==> flow/design.v <==
`default_nettype none
module toHex(
    input wire clk,
    input wire rst,
    input wire [3:0] value,
    output reg [7:0] hexChar
);
    always @(posedge clk) begin
        if (rst)
            hexChar <= "0";
        else
            hexChar <= (value <= 4'd9) ? 8'd48 + value : 8'd55 + value;
    end
endmodule
module flashNavigator
#(
  parameter STARTUP_WAIT = 32'd1000
)
(
    input wire clk,
    input wire rst,
    output reg flashClk,
    input wire flashMiso,
    output reg flashMosi,
    output reg flashCs,
    input wire [5:0] charAddress,
    output reg [7:0] charOutput,
    input wire btn1,
    input wire btn2
);
reg [23:0] readAddress;
localparam [7:0] command = 8'h03;
reg [7:0] currentByteOut;
reg [7:0] currentByteNum;
reg [255:0] dataIn;
reg [255:0] dataInBuffer;
localparam STATE_INIT_POWER = 8'd0;
localparam STATE_LOAD_CMD_TO_SEND = 8'd1;
localparam STATE_SEND = 8'd2;
localparam STATE_LOAD_ADDRESS_TO_SEND = 8'd3;
localparam STATE_READ_DATA = 8'd4;
localparam STATE_DONE = 8'd5;
reg [23:0] dataToSend;
reg [8:0] bitsToSend;
reg [32:0] counter;
reg [2:0] state;
reg [2:0] returnState;
reg dataReady;
always @(posedge clk) begin
if (rst) begin
  flashClk <= 0;
  flashMosi <= 0;
  flashCs <= 1;
  readAddress <= 0;
  currentByteOut <= 0;
  currentByteNum <= 0;
  dataIn <= 0;
  dataInBuffer <= 0;
  dataToSend <= 0;
  bitsToSend <= 0;
  counter <= 0;
  state <= 0;
  returnState <= 0;
  dataReady <= 0;
end
else
case (state)
  STATE_INIT_POWER: begin
    if (counter > STARTUP_WAIT && btn1 == 1 && btn2 == 1) begin
      state <= STATE_LOAD_CMD_TO_SEND;
      counter <= 32'b0;
      dataReady <= 0;
      currentByteNum <= 0;
      currentByteOut <= 0;
    end
    else
      counter <= counter + 1;
  end
  STATE_LOAD_CMD_TO_SEND: begin
      flashCs <= 0;
      dataToSend[23-:8] <= command;
      bitsToSend <= 8;
      state <= STATE_SEND;
      returnState <= STATE_LOAD_ADDRESS_TO_SEND;
  end
  STATE_SEND: begin
    if (counter == 32'd0) begin
      flashClk <= 0;
      flashMosi <= dataToSend[23];
      dataToSend <= {dataToSend[22:0],1'b0};
      bitsToSend <= bitsToSend - 1;
      counter <= 1;
    end
    else begin
      counter <= 32'd0;
      flashClk <= 1;
      if (bitsToSend == 0)
        state <= returnState;
    end
  end
  STATE_LOAD_ADDRESS_TO_SEND: begin
    dataToSend <= readAddress;
    bitsToSend <= 24;
    state <= STATE_SEND;
    returnState <= STATE_READ_DATA;
    currentByteNum <= 0;
  end
  STATE_READ_DATA: begin
    if (counter[0] == 1'd0) begin
      flashClk <= 0;
      counter <= counter + 1;
      if (counter[3:0] == 0 && counter > 0) begin
        dataIn[(currentByteNum << 3)+:8] <= currentByteOut;
        currentByteNum <= currentByteNum + 1;
        if (currentByteNum == 31)
          state <= STATE_DONE;
      end
    end
    else begin
      flashClk <= 1;
      currentByteOut <= {currentByteOut[6:0], flashMiso};
      counter <= counter + 1;
    end
  end
  STATE_DONE: begin
    dataReady <= 1;
    flashCs <= 1;
    dataInBuffer <= dataIn;
    counter <= STARTUP_WAIT;
    if (btn1 == 0) begin 
      readAddress <= readAddress + 24;
      state <= STATE_INIT_POWER;
    end
    else if (btn2 == 0) begin 
      readAddress <= readAddress - 24;
      state <= STATE_INIT_POWER;
    end
  end
  default: ;
endcase
end
wire [7:0] byteDisplayNumber;
wire lowerBit;
wire [7:0] hexCharOutput;
wire [3:0] currentHexVal;
reg [7:0] chosenByte;
wire [7:0] hexChar;
reg [3:0] addrNibble;
always @(*) begin
  case (4'd13 - charAddress[3:0])
    4'd0: addrNibble = readAddress[3:0];
    4'd1: addrNibble = readAddress[7:4];
    4'd2: addrNibble = readAddress[11:8];
    4'd3: addrNibble = readAddress[15:12];
    4'd4: addrNibble = readAddress[19:16];
    4'd5: addrNibble = readAddress[23:20];
    default: addrNibble = 4'd0;
  endcase
end
toHex hexConv(
clk,
rst,
addrNibble,
hexChar
);
always @(posedge clk) begin
if (rst) begin
  chosenByte <= 0;
  charOutput <= 0;
end
else begin
chosenByte <= dataInBuffer[(byteDisplayNumber << 3)+:8];
if (charAddress[5:4] == 2'b11) begin
  case (charAddress[3:0])
    0: charOutput <= "A";
    1: charOutput <= "d";
    2: charOutput <= "d";
    3: charOutput <= "r";
    4: charOutput <= ":";
    6: charOutput <= "0";
    7: charOutput <= "x";
    8,9,10,11,12,13: charOutput <= hexChar;
    15: charOutput <= dataReady ? " " : "L";
    default: charOutput <= " ";
  endcase
end
else
  charOutput <= hexCharOutput;
end
end
assign byteDisplayNumber = {3'b000, charAddress[5:1]};
assign lowerBit = charAddress[0];
assign currentHexVal = lowerBit ? chosenByte[3:0] : chosenByte[7:4];
toHex hexConvert(
clk,
rst,
currentHexVal,
hexCharOutput
);
endmodule
# ---- Tool chain data of flashNavigator
# The steps from the RTL of flashNavigator to its reports follow in flow order.
# Lines are those of the file above, counted from 1.
# Operators: Yosys type, input widths -> output width; for muxes data width and select width s.
# Not given: n/a
dict set report design {
  design {flashNavigator}
  clock {clk}
  lib {sky130hd}
  corner {tt_025C_1v80}
}

# ---- After elaboration
# Yosys after proc, flatten, opt, wreduce and memory -nomap, before mapping. Memory bits, and registers merged into a memory's read port (data or address), are not among the register bits. Print and check cells are not counted.
dict set report bits {
  reg_bits 660
  output_inout_bits 11
  elab_cells 147
  in_bits 11
}
dict set report op_classes {
  logic 4
  shift 3
  n_cmp 4
  equal 35
  mux 40
  add_sub_neg 11
  reduce_logical 31
}
# op count
set ops {}
lappend ops {{$and 256x256->256} 1}
lappend ops {{$or 256x256->256} 1}
lappend ops {{$shiftx 256x9->8} 1}
lappend ops {{$not 256->256} 1}
lappend ops {{$shift 8x33->256} 1}
lappend ops {{$shift 8x33->256 const A} 1}
lappend ops {{$pmux 33 s4} 1}
lappend ops {{$pmux 8 s8} 1}
lappend ops {{$mux 8} 8}
lappend ops {{$pmux 8 s3} 2}
lappend ops {{$mux 24} 2}
lappend ops {{$add 33x1->33 const B} 1}
lappend ops {{$gt 33x1->1 const B} 1}
lappend ops {{$gt 33x10->1 const B} 1}
lappend ops {{$logic_not 33->1} 1}
lappend ops {{$neg 8->33} 1}
lappend ops {{$mux 33} 1}
lappend ops {{$pmux 16 s2} 1}
lappend ops {{$eq 4x4->1 const B} 7}
lappend ops {{$add 6x4->7 const A} 4}
lappend ops {{$pmux 9 s3} 1}
lappend ops {{$add 24x5->24 const B} 1}
lappend ops {{$sub 24x5->24 const B} 1}
lappend ops {{$pmux 4 s6} 1}
lappend ops {{$mux 3} 8}
lappend ops {{$eq 4x3->1 const B} 5}
lappend ops {{$ne 2x2->1 const B} 9}
lappend ops {{$eq 4x2->1 const B} 4}
# Other operator kinds: 35; their cells: 60.

# ---- Longest topological paths
# Yosys ltp: most cells in a row. Word level: on the elaborated netlist, between registers, memories and ports. Mapped: between sequential cells and ports; inverters and the memories' decode and read muxes count.
dict set report logic_depth {
  ltp_word 5
  ABC_AREA 0
  depth_mapped 15
  ltp_nobuf 12
}

# ---- After synthesis
# Yosys stat after the flow's synthesis: flattened, memories mapped to cells. It holds for the ABC_AREA given above (unset counts as 0); a run with the other value may have another netlist.
# cell_type count type_area_um2
set by_type {}
lappend by_type {sky130_fd_sc_hd__dfxtp_1 650 1.3E+04}
lappend by_type {sky130_fd_sc_hd__nand2_1 754 2.83E+03}
lappend by_type {sky130_fd_sc_hd__a21oi_1 453 2.27E+03}
lappend by_type {sky130_fd_sc_hd__mux4_2 79 1.78E+03}
lappend by_type {sky130_fd_sc_hd__mux2i_1 154 1.54E+03}
lappend by_type {sky130_fd_sc_hd__nor2_1 300 1126.08}
lappend by_type {sky130_fd_sc_hd__clkbuf_1 205 769.488}
lappend by_type {sky130_fd_sc_hd__o21ai_0 152 760.73}
lappend by_type {sky130_fd_sc_hd__ha_1 31 387.872}
lappend by_type {sky130_fd_sc_hd__nand3_1 59 295.283}
lappend by_type {sky130_fd_sc_hd__xnor2_1 30 262.752}
lappend by_type {sky130_fd_sc_hd__xor2_1 20 175.168}
lappend by_type {sky130_fd_sc_hd__a311oi_1 16 140.134}
lappend by_type {sky130_fd_sc_hd__nor3_1 26 130.125}
lappend by_type {sky130_fd_sc_hd__a211oi_1 16 120.115}
lappend by_type {sky130_fd_sc_hd__buf_1 30 112.608}
lappend by_type {sky130_fd_sc_hd__inv_1 26 97.594}
lappend by_type {sky130_fd_sc_hd__a221oi_1 10 87.584}
# Not listed: further types 46, cells in them 157.
dict set report synth_totals {
  flip_flops 650
  cells 3168
  n_buf 238
  synth_area_um2 27048.4
  seq_area_um2 13012.5
}
# The figures by module come from a second, unflattened synthesis with its own total; it is not the netlist above.
dict set report unflattened {
  cells_unflattened 3099
  area_unflattened_um2 27571.4
}
# Rows give one instance, submodules left out.
# module n_inst mod_seq_area_um2 cells mod_area_um2
set by_module {}
lappend by_module {flashNavigator 1 12752.2 3039 26960.9}
lappend by_module {toHex 2 140.1 30 305.3}

# ---- Path before layout
# Path of least setup slack by OpenSTA after synthesis, without wires, with an ideal clock, recovery checks aside; 20% of the period is set as input and as output delay. Where synthesis merged equal registers, the netlist keeps one of their names.
dict set report synth_path {
  path_kind {input -> register}
  from {in charAddress[1]}
  to {reg hexConv.hexChar[5]}
  input_delay_ps 2000
  required_time_ps 9883
  arrival_ps 5688
  setup_ps 117
  tclk_ps 10000
  setup_slack_ps 4195
  path_buffers 3
  delay_ps 3805
  stages 15
  t_first_pin_ps 2000
  synth_period_reached_ps 5805
}
# "delay_ps" is the arrival time less input delay plus setup time.
# "stages": output pins that drive a net of the path, with the launching flip-flop's if there is one; two outputs of one cell count as two.
# "synth_period_reached_ps" is the clock period less the worst setup slack; recovery checks do not enter. This is arithmetic on one report: input and output delays are still those of the set period (20% each).
# The rows between start and end are the longest chain of elaborated cells between them; the timing report does not say that the signal goes this way. Where chains are equally long, one stands for them.
# Each line given opens the expression or statement behind the cell; cells for indexed reads and writes are added by Yosys, which also makes memories of some case tables.
dict set report synth_between {
  path_cell_list {sky130_fd_sc_hd__buf_1 -> sky130_fd_sc_hd__clkbuf_1 -> sky130_fd_sc_hd__buf_1 -> sky130_fd_sc_hd__inv_1 -> sky130_fd_sc_hd__ha_1 -> sky130_fd_sc_hd__nor3b_1 -> sky130_fd_sc_hd__a22oi_1 -> sky130_fd_sc_hd__nand2_1 -> sky130_fd_sc_hd__a221oi_1 -> sky130_fd_sc_hd__inv_1 -> sky130_fd_sc_hd__ha_1 -> sky130_fd_sc_hd__or2_2 -> sky130_fd_sc_hd__a21oi_1 -> sky130_fd_sc_hd__nand2b_1 -> sky130_fd_sc_hd__nand2b_1}
  elab_chain_cells 5
  cone_cells 12
  cone_lines 2
  cone_classes {add/sub: 3; compare: 1; eq/ne: 5; mux: 2; reduce/logical: 1}
}
# element line_no
set synth_rtl {}
lappend synth_rtl {{from (decl)} 26} ;# input wire [5:0] charAddress,
lappend synth_rtl {{$sub 4x4->4} 150} ;# case (4'd13 - charAddress[3:0])
lappend synth_rtl {{$eq 4x3->1} 150}
lappend synth_rtl {{$pmux 4 s6} 150}
lappend synth_rtl {{$add 6x4->7} 12} ;# hexChar <= (value <= 4'd9) ? 8'd48 + value : 8'd55 + value;
lappend synth_rtl {{$mux 8} 12}
lappend synth_rtl {{to (assign)} 10} ;# hexChar <= "0";
lappend synth_rtl {{to (assign)} 12}
lappend synth_rtl {{to (decl)} 6} ;# output reg [7:0] hexChar

# ---- Worst path after layout
# Path of least setup slack in the final report of job 2 (OpenROAD, finished layout, wires in). Where an end is a register, its clock arrival counts in the times.
# The report prints the path's times to 10 ps; the period is as set.
dict set report layout_path {
  path_kind {input -> register}
  from {in charAddress[1]}
  to {reg hexConv.hexChar[5]}
  t_first_pin_ps 1300
  path_buffers 4
  stages 16
  required_time_ps 7130
  arrival_ps 5630
  tclk_ps 6500
  setup_slack_ps 1500
  setup_ps 40
  input_delay_ps 1300
}
# The rows between start and end are the longest chain of elaborated cells between them; the timing report does not say that the signal goes this way. Where chains are equally long, one stands for them.
dict set report layout_between {
  path_cell_list {sky130_fd_sc_hd__clkdlybuf4s50_1 -> sky130_fd_sc_hd__clkbuf_4 -> sky130_fd_sc_hd__buf_4 -> sky130_fd_sc_hd__buf_2 -> sky130_fd_sc_hd__inv_1 -> sky130_fd_sc_hd__ha_1 -> sky130_fd_sc_hd__nor3b_1 -> sky130_fd_sc_hd__a22oi_1 -> sky130_fd_sc_hd__nand2_1 -> sky130_fd_sc_hd__a221oi_2 -> sky130_fd_sc_hd__inv_1 -> sky130_fd_sc_hd__ha_1 -> sky130_fd_sc_hd__or2_2 -> sky130_fd_sc_hd__a21oi_1 -> sky130_fd_sc_hd__nand2b_1 -> sky130_fd_sc_hd__nand2b_1}
  elab_chain_cells 5
  cone_cells 12
  cone_lines 2
  cone_classes {add/sub: 3; compare: 1; eq/ne: 5; mux: 2; reduce/logical: 1}
}
# element line_no
set layout_rtl {}
lappend layout_rtl {{from (decl)} 26} ;# input wire [5:0] charAddress,
lappend layout_rtl {{$sub 4x4->4} 150} ;# case (4'd13 - charAddress[3:0])
lappend layout_rtl {{$eq 4x3->1} 150}
lappend layout_rtl {{$pmux 4 s6} 150}
lappend layout_rtl {{$add 6x4->7} 12} ;# hexChar <= (value <= 4'd9) ? 8'd48 + value : 8'd55 + value;
lappend layout_rtl {{$mux 8} 12}
lappend layout_rtl {{to (assign)} 10} ;# hexChar <= "0";
lappend layout_rtl {{to (assign)} 12}
lappend layout_rtl {{to (decl)} 6} ;# output reg [7:0] hexChar

# Flow measurements of flashNavigator on sky130hd: 3 stored runs with different settings, listed in no order. Input and output delays are each 20% of the period that was set; the output load is 0.01 pF.
# "achieved_period_ps" means the clock period less the worst setup slack. The figure is calculated, with input and output delays left at 20% of the set period.
# "critical_path_time_ps" is the time allowed to the run's worst setup path (the clock period less input and output delay, where it has them) less its slack. Clock arrival times count: a late capture clock shortens it, a late launch clock lengthens it.
# By "power_total_uw" is meant OpenSTA's value without simulated activity: inputs other than the clock are taken to toggle once in ten clock periods, and the tool carries that through the logic.
# "critical_path_time_ps" is known to 10 ps.
run="job 1" settings CAP_MARGIN=25 CELL_PAD_IN_SITES_DETAIL_PLACEMENT=1 CELL_PAD_IN_SITES_GLOBAL_PLACEMENT=0 CORE_ASPECT_RATIO=0.99 CORE_UTILIZATION=64 GPL_TIMING_DRIVEN=1 MAX_ROUTING_LAYER="met5" MIN_ROUTING_LAYER="met1" PLACE_DENSITY=0.78 SETUP_SLACK_MARGIN=-0.27 TNS_END_PERCENT=70 period_ns=3.45 CORE_MARGIN=2 SLEW_MARGIN=20
run="job 1" outcome="unfinished; error DPL-0033 in clock tree synthesis"
run="job 2" settings CAP_MARGIN=15 CELL_PAD_IN_SITES_DETAIL_PLACEMENT=1 CELL_PAD_IN_SITES_GLOBAL_PLACEMENT=3 CORE_ASPECT_RATIO=1.49 CORE_MARGIN=8 CORE_UTILIZATION=38 CTS_CLUSTER_DIAMETER=204 CTS_CLUSTER_SIZE=99 GPL_TIMING_DRIVEN=0 MAX_ROUTING_LAYER="met5" PLACE_DENSITY_LB_ADDON=0.05 SETUP_SLACK_MARGIN=1.22 TNS_END_PERCENT=70 period_ns=6.5 SLEW_MARGIN=20
run="job 2" results post_synth_area_um2=27048.4 design_die_area_um2=80142.7 stdcell_area_um2=28701.3 setup_ws_ps=1499 hold_ws_ps=439 power_total_uw=5798 achieved_period_ps=5001 critical_path_time_ps=3700 critical_path_kind="input -> register"
run="job 3" settings CAP_MARGIN=15 CELL_PAD_IN_SITES_DETAIL_PLACEMENT=1 CELL_PAD_IN_SITES_GLOBAL_PLACEMENT=2 CORE_MARGIN=4 CTS_CLUSTER_DIAMETER=127 PLACE_DENSITY_LB_ADDON=0.05 period_ns=6.5 CORE_UTILIZATION=40 SLEW_MARGIN=20
run="job 3" results post_synth_area_um2=27048.4 design_die_area_um2=71845.4 stdcell_area_um2=30321.6 setup_ws_ps=1795 hold_ws_ps=441 power_total_uw=8421 achieved_period_ps=4705 critical_path_time_ps=4700 critical_path_kind="register -> register"
